==> flow/design.v <==
module CPU(clk, rst, memoryData, memoryAddress, dataOut, readSignal, writeSignal, AC);
input clk;
input rst;  
input [15:0] memoryData;
reg [3:0] state;
reg [5:0] PC;
reg [10:0] MAR;
reg signed [15:0] MBR;
reg [3:0] opcode;
reg M;
reg [15:0] IR;
reg zeroFlag, overflowFlag, carryFlag, negativeFlag;
output reg readSignal;
output reg writeSignal;
output reg signed [15:0] AC;
output reg [15:0] dataOut; 
output reg [10:0] memoryAddress;
reg signed [15:0] result;
parameter Load = 4'd1, Store = 4'd2, Add = 4'd3, Sub = 4'd4, Mul = 4'd5, Div = 4'd6 , Branch = 4'd7, BRZ = 4'd8;
always @ (posedge clk) begin
	if (rst) begin
	PC <= 0;
	state = 0;
	AC <= 0;
	dataOut <= 0;
	memoryAddress <= 0;
	zeroFlag = 0;
	overflowFlag = 0;
	carryFlag = 0;
	negativeFlag = 0;
	readSignal = 1;
	writeSignal = 0;
	end
	else
	case (state)
		0: begin  
			MAR <= PC;
			state = 1;
		end
		1: begin  
			writeSignal = 0;
			readSignal = 1;
			memoryAddress <= MAR;
			PC <= PC + 1;
			state = 2;
		end
		2:state = 3;  
		3: begin
			MBR <= memoryData;
			state = 4;
		end
		4: begin
			IR <= MBR;
			state = 5;
		end
		5: begin  
			opcode <= IR[15:12];
			M <= IR[11];
			MAR <= IR[10:0];
			state = 6;
		end
		6: begin
				if (opcode == Branch) begin  
					PC <= MAR; 
					state = 0;
				end
				else if (opcode == BRZ) begin  
					if(zeroFlag == 1 && M == 1) begin
						PC <= MAR;
						state = 0;
					end
					else begin
						state = 0;
					end
				end
				else begin
					state = 7;
				end
		end
		7: begin
			if (opcode == Store) begin
				memoryAddress <= MAR;
			end
			state = 8;
		end
		8: begin
			if (opcode == Store) begin  
				writeSignal = 1;
				readSignal = 0;
				dataOut <= AC;
				state = 0;
			end
			else begin
				state = 9;
			end
		end
		9: begin
			writeSignal = 0;
			readSignal = 1;
			if(M == 1) begin
				memoryAddress <= MAR;
			end
			state = 10;
			end
		10: begin
			state = 11;
		end
		11: begin
			if (M == 1) begin
				MBR <= memoryData;
			end
			else if (M == 0) begin
				MBR <= $signed(IR[10:0]);
			end
			state = 12;
		end
		12: begin  
			if (opcode == Load) begin  
				AC <= MBR;
				state = 0;
			end
			else if (opcode != Add && opcode != Sub && opcode != Mul && opcode != Div) begin  
				state = 0;
			end
			else begin
				case(opcode)
				Add :  
					begin
					{carryFlag, result} = AC + MBR;
					zeroFlag = (result==0)? 1:0;
					if(AC[15]==MBR[15]) begin
					  if(MBR[15]==result[15])begin
					  overflowFlag = 0;
					  end
					  else begin
					  overflowFlag = 1;
					  end
					end
					else begin
					overflowFlag = 0;
					end						
					negativeFlag =(result[15]==1)? 1:0;	
					end
				Sub :  
					begin
					{carryFlag, result} = AC - MBR;
					zeroFlag = (result==0)? 1:0;
					if(AC[15]==MBR[15]) begin
					  if(MBR[15]==result[15])begin
					  overflowFlag = 0;
					  end
					  else begin
					  overflowFlag = 1;
					  end
					end
					else begin
					overflowFlag = 0;
					end
					negativeFlag =(result[15]==1)? 1:0;
					end
				Mul :  
					begin
					result = AC * MBR;
					zeroFlag = (result==0)? 1:0;
					if(result > 16'h0FFF || result < 16'hF000) begin
					overflowFlag = 1;
					end
					else begin
						overflowFlag = 0;
					end
					negativeFlag =(result[15]==1)? 1:0;
					end	
				Div :  
					begin
					if (MBR == 0) result = 0;  
					else result = AC / MBR;
					zeroFlag = (result==0)? 1:0;
					negativeFlag =(result[15]==1)? 1:0;
					end						
			endcase  
			AC <= result;
			state = 0;
			end
		end
	endcase
end
endmodule
# ---- Step by step through the tools: CPU
# Tool output for the design above, in the order of the flow.
# Line numbers count from 1 in the design file above.
# Operators: Yosys type, input widths -> output width; for muxes data width and select width s.
# Cell names lack the library's common part.
# Not given: n/a
dict set report design {
  top {CPU}
  clock_port {clk}
  cell_library {sky130hd}
  lib_corner {tt_025C_1v80}
}

# ---- After elaboration
# Counts by Yosys on the flattened word-level netlist (proc, flatten, opt, wreduce; memories kept). Register bits leave out memories and registers merged into their read ports (data or address). Print and check cells are left out. Cells with the same type and inputs are merged into one.
dict set report op_classes {
  n_addsub 3
  multipliers 1
  n_div 1
  cmp 0
  equal 30
  shifts 0
  mux 32
  n_logic 3
  reduce_logical 29
}
# op n
set ops {}
lappend ops {{$div 16x16->16} 1}
lappend ops {{$mul 16x16->16} 1}
lappend ops {{$mux 16} 9}
lappend ops {{$logic_not 16->1} 5}
lappend ops {{$pmux 16 s4} 1}
lappend ops {{$pmux 4 s13} 1}
lappend ops {{$pmux 11 s3} 1}
lappend ops {{$eq 4x3->1 const B} 8}
lappend ops {{$pmux 16 s2} 1}
lappend ops {{$eq 4x4->1 const B} 6}
lappend ops {{$pmux 11 s2} 1}
lappend ops {{$mux 11} 2}
lappend ops {{$mux 6} 3}
lappend ops {{$add 16x16->16} 1}
lappend ops {{$sub 16x16->16} 1}
lappend ops {{$eq 4x2->1 const B} 4}
lappend ops {{$reduce_and 2->1} 7}
lappend ops {{$reduce_bool 13->1} 1}
lappend ops {{$ne 4x3->1 const B} 3}
lappend ops {{$pmux 6 s2} 1}
lappend ops {{$ne 2x2->1 const B} 4}
lappend ops {{$reduce_bool 2->1} 4}
lappend ops {{$eq 4x1->1 const B} 2}
lappend ops {{$reduce_and 4->1} 2}
lappend ops {{$ne 3x3->1 const B} 2}
lappend ops {{$reduce_and 3->1} 2}
lappend ops {{$add 6x1->6 const B} 1}
lappend ops {{$mux 3} 2}
# Other operator kinds: 11; their cells: 22.
dict set report word_totals {
  regBits 120
  latch_bits 0
  ram_bits 0
  rom_bits 0
  clocked_rd_ports_x_width 0
  memories 0
  in_bits 18
  output_inout_bits 45
}

# ---- Depth
# Yosys ltp: most cells in a row. Word level: on the elaborated netlist, between registers, memories and ports. Mapped: between sequential cells and ports; inverters and the memories' decode and read muxes count.
dict set report logic_depth {
  word_depth 11
  ABC_AREA 0
  ltp_mapped 152
  mapped_depth_nobuf 141
}

# ---- Synthesis result
# Source: synth_stat.txt of the flow (Yosys; design flattened, memories mapped). It holds for the ABC_AREA given above (unset counts as 0); a run with the other value may have another netlist.
# The area totals of this step are shown rounded.
# cell n area_total_um2
set types {}
lappend types {ha_1 230 2877.76}
lappend types {edfxtp_1 64 1.92E+03}
lappend types {fa_1 81 1.62E+03}
lappend types {dfxtp_1 65 1.3E+03}
lappend types {xnor2_1 122 1.07E+03}
lappend types {nand2_1 243 912.125}
lappend types {a21oi_1 152 760.73}
lappend types {nor2_1 187 701.923}
lappend types {inv_1 181 679.402}
lappend types {mux2_2 47 529.258}
lappend types {o21ai_0 95 475.456}
lappend types {xor2_1 52 455.437}
lappend types {and2_1 62 387.872}
lappend types {mux2i_1 33 330.317}
lappend types {clkbuf_1 86 322.81}
lappend types {a21o_1 39 292.781}
lappend types {nor3_1 54 270.259}
lappend types {o21a_1 34 255.245}
# Other cell types: 84; their cells: 535.
dict set report synth_totals {
  stdcells 2362
  area_mm2 0.0192
  seq_area_mm2 0.00322
  flip_flops 129
}

# ---- Worst setup path after synthesis
# Source: OpenSTA report_checks on the synthesized netlist (no wires, ideal clock, input and output delay 20% of the period each), path of least setup slack; recovery checks are left aside. Register names are those of the netlist, which keeps one name where synthesis merged equal registers.
dict set report synth_timing {
  path_kind {register to register}
  from {register MBR[0]}
  to {register AC[6]}
  clock_period_ns 42.0
  setup_ns 0.116
  t_first_pin_ns 0.000
  arrival_ns 31.947
  t_required_ns 41.884
  path_slack_ns 9.937
  path_delay_ns 32.063
  path_stages 133
  path_buffers 10
  period_less_setup_slack_ns 32.063
}
# "path_delay_ns" is the arrival time less input delay plus setup time.
# "path_stages": output pins that drive a net of the path, with the launching flip-flop's if there is one; two outputs of one cell count as two.
# "period_less_setup_slack_ns" = period - worst setup slack (recovery checks aside). The figure is calculated, with input and output delays left at 20% of the set period.
# Between the ends stands the longest chain of elaborated cells between them, by number of cells; it is not shown to be the way that was timed. Of several equally long chains one is given.
# A line is the first line of the expression or statement that the cell stems from. Yosys adds cells for indexed reads and writes and turns some case tables into memories.
# At most two assigning lines are given for a register; there are more.
dict set report synth_via {
  path_cell_list {edfxtp_1 -> clkbuf_1 -> clkbuf_1 -> inv_1 -> ha_1 -> buf_2 -> or3b_2 -> a211oi_1 -> and2_1 -> clkbuf_1 -> nand4_1 -> and2_1 -> ha_1 -> o21a_1 -> o21a_1 -> nand4_1 -> mux2_2 -> ha_1 -> (+97 left out) -> a21oi_1 -> nor2b_1 -> o21ai_0 -> a211oi_1 -> a21o_1 -> ha_1 -> a21o_1 -> a21o_1 -> a21oi_1 -> o21ai_0 -> a21oi_1 -> and4_1 -> clkbuf_1 -> a21oi_1 -> xnor2_1 -> nor2_1 -> o32a_1 -> a21bo_2}
  elab_chain_cells 10
}
# item line
set synth_rtl {}
lappend synth_rtl {{start, declared} 8} ;# reg signed [15:0] MBR;
lappend synth_rtl {{start, assigned} 49} ;# MBR <= memoryData;
lappend synth_rtl {{start, assigned} 110} ;# MBR <= memoryData;
lappend synth_rtl {{$div 16x16->16} 176} ;# else result = AC / MBR;
lappend synth_rtl {{$mux 16} 175} ;# if (MBR == 0) result = 0;
lappend synth_rtl {{$mux 16} 126} ;# case(opcode)
lappend synth_rtl {{$mux 16} 122} ;# else if (opcode != Add && opcode != Sub && opcode != Mul && opcode != Div) begin
lappend synth_rtl {{$mux 16} 118} ;# if (opcode == Load) begin
lappend synth_rtl {{$mux 16} 35} ;# case (state)
lappend synth_rtl {{$mux 16} 21} ;# if (rst) begin
lappend synth_rtl {{$pmux 16 s4} 126}
lappend synth_rtl {{$mux 16} 122}
lappend synth_rtl {{$mux 16} 118}
lappend synth_rtl {{end, assigned} 119} ;# AC <= MBR;
lappend synth_rtl {{end, assigned} 181} ;# AC <= result;
lappend synth_rtl {{end, declared} 15} ;# output reg signed [15:0] AC;

# ---- Worst path after layout
# From the final timing report of run A: the path of least setup slack in the routed layout; clock arrival at registers is part of the times.
dict set report layout_timing {
  path_kind {register to register}
  from {register MBR[3]}
  to {register AC[12]}
  clock_period_ns 42.0
  setup_ns 0.09
  t_first_pin_ns 0.44
  arrival_ns 37.71
  t_required_ns 42.36
  path_slack_ns 4.65
  path_stages 127
  path_buffers 3
}
# Between the ends stands the longest chain of elaborated cells between them, by number of cells; it is not shown to be the way that was timed. Of several equally long chains one is given.
# At most two assigning lines are given for a register; there are more.
dict set report layout_via {
  path_cell_list {edfxtp_1 -> buf_4 -> nor4_4 -> nand4_1 -> a311o_1 -> nor2_2 -> and4_1 -> nand4_1 -> and2_1 -> ha_1 -> o21a_1 -> o21a_1 -> nand4_1 -> mux2_2 -> ha_1 -> o21a_1 -> nor2_1 -> nor4_1 -> (+91 left out) -> nand2_1 -> o31a_1 -> nor2_1 -> nand2_1 -> o21ai_0 -> a21o_1 -> ha_1 -> a21o_1 -> a21o_1 -> a21oi_1 -> o21ai_0 -> a21oi_1 -> and4_1 -> nand3_1 -> o21ai_0 -> xnor2_1 -> nand2_1 -> a311oi_1}
  elab_chain_cells 10
}
# item line
set layout_rtl {}
lappend layout_rtl {{start, declared} 8} ;# reg signed [15:0] MBR;
lappend layout_rtl {{start, assigned} 49} ;# MBR <= memoryData;
lappend layout_rtl {{start, assigned} 110} ;# MBR <= memoryData;
lappend layout_rtl {{$div 16x16->16} 176} ;# else result = AC / MBR;
lappend layout_rtl {{$mux 16} 175} ;# if (MBR == 0) result = 0;
lappend layout_rtl {{$mux 16} 126} ;# case(opcode)
lappend layout_rtl {{$mux 16} 122} ;# else if (opcode != Add && opcode != Sub && opcode != Mul && opcode != Div) begin
lappend layout_rtl {{$mux 16} 118} ;# if (opcode == Load) begin
lappend layout_rtl {{$mux 16} 35} ;# case (state)
lappend layout_rtl {{$mux 16} 21} ;# if (rst) begin
lappend layout_rtl {{$pmux 16 s4} 126}
lappend layout_rtl {{$mux 16} 122}
lappend layout_rtl {{$mux 16} 118}
lappend layout_rtl {{end, assigned} 119} ;# AC <= MBR;
lappend layout_rtl {{end, assigned} 181} ;# AC <= result;
lappend layout_rtl {{end, declared} 15} ;# output reg signed [15:0] AC;

# Stored flow runs of CPU (6 of them; Yosys, OpenROAD, sky130hd). They differ in their settings and are not a sequence. Constraints: input delay and output delay 20% of the set period each, output load 0.01 pF.
# By "achievedPeriod_ns" is meant the clock period of the run minus its worst setup slack. This is arithmetic on one report: input and output delays are still those of the set period (20% each).
# "worst_path_ns" means the part of the period allowed to the worst setup path (the constraints hold back 20% at inputs and 20% at outputs) less its slack; where the path has registers, the arrival times of their clocks count too.
# Measured values are rounded.
run="run A" settings CORE_ASPECT_RATIO=0.74 CORE_UTILIZATION=44 CTS_CLUSTER_SIZE=73 GPL_TIMING_DRIVEN=1 MAX_ROUTING_LAYER="met4" PLACE_DENSITY=0.6 SLEW_MARGIN=15 period_ns=42.0 CAP_MARGIN=20 CORE_MARGIN=2
run="run A" results synthArea_mm2=0.0192 design.die.area_mm2=0.0452 fin_util_pct=49.2 setup_worst_slack_ns=4.65 tns_setup_ns=0.000 achievedPeriod_ns=37.350 worst_path_ns=37.35 path_kind="register to register"
run="run B" settings ABC_AREA=0 CAP_MARGIN=10 CELL_PAD_IN_SITES_DETAIL_PLACEMENT=2 CELL_PAD_IN_SITES_GLOBAL_PLACEMENT=1 CORE_ASPECT_RATIO=0.7 CORE_MARGIN=5 CORE_UTILIZATION=50 CTS_CLUSTER_DIAMETER=252 CTS_CLUSTER_SIZE=25 GPL_TIMING_DRIVEN=0 HOLD_SLACK_MARGIN=0.21 MAX_ROUTING_LAYER="met5" PLACE_DENSITY_LB_ADDON=0.06 SETUP_SLACK_MARGIN=-2.0 SLEW_MARGIN=10 period_ns=35.8
run="run B" outcome="not finished: placement ended with error DPL-0033"
run="run C" settings CORE_UTILIZATION=40 PLACE_DENSITY=0.6 period_ns=38.3 CAP_MARGIN=20 CORE_MARGIN=2 SLEW_MARGIN=20
run="run C" results synthArea_mm2=0.0192 design.die.area_mm2=0.0497 fin_util_pct=44.7 setup_worst_slack_ns=3.01 tns_setup_ns=0.000 achievedPeriod_ns=35.292 worst_path_ns=35.29 path_kind="register to register"
run="run D" settings CORE_UTILIZATION=40 PLACE_DENSITY=0.6 SETUP_SLACK_MARGIN=-1.76 period_ns=38.3 CAP_MARGIN=20 CORE_MARGIN=2 SLEW_MARGIN=20
run="run D" results synthArea_mm2=0.0192 design.die.area_mm2=0.0497 fin_util_pct=44.5 setup_worst_slack_ns=1.67 tns_setup_ns=0.000 achievedPeriod_ns=36.632 worst_path_ns=36.63 path_kind="register to register"
run="run E" settings ABC_AREA=1 CORE_ASPECT_RATIO=0.74 CORE_MARGIN=8 CORE_UTILIZATION=44 CTS_CLUSTER_SIZE=15 GPL_ROUTABILITY_DRIVEN=1 GPL_TIMING_DRIVEN=1 MAX_ROUTING_LAYER="met4" PLACE_DENSITY=0.6 SLEW_MARGIN=15 period_ns=22.3 CAP_MARGIN=20
run="run E" results synthArea_mm2=0.019 design.die.area_mm2=0.0502 fin_util_pct=65.4 setup_worst_slack_ns=-4.47 tns_setup_ns=-140 achievedPeriod_ns=26.768 worst_path_ns=26.77 path_kind="register to register"
run="run F" settings ABC_AREA=0 CAP_MARGIN=10 CELL_PAD_IN_SITES_DETAIL_PLACEMENT=1 CELL_PAD_IN_SITES_GLOBAL_PLACEMENT=1 CORE_ASPECT_RATIO=0.7 CORE_MARGIN=5 CORE_UTILIZATION=50 CTS_CLUSTER_DIAMETER=252 GPL_TIMING_DRIVEN=0 HOLD_SLACK_MARGIN=0.21 MAX_ROUTING_LAYER="met5" PLACE_DENSITY_LB_ADDON=0.03 SETUP_SLACK_MARGIN=-2.0 SLEW_MARGIN=10 period_ns=35.8
run="run F" results synthArea_mm2=0.0192 design.die.area_mm2=0.0424 fin_util_pct=56.3 setup_worst_slack_ns=-0.582 tns_setup_ns=-8.79 achievedPeriod_ns=36.382 worst_path_ns=36.38 path_kind="register to register"
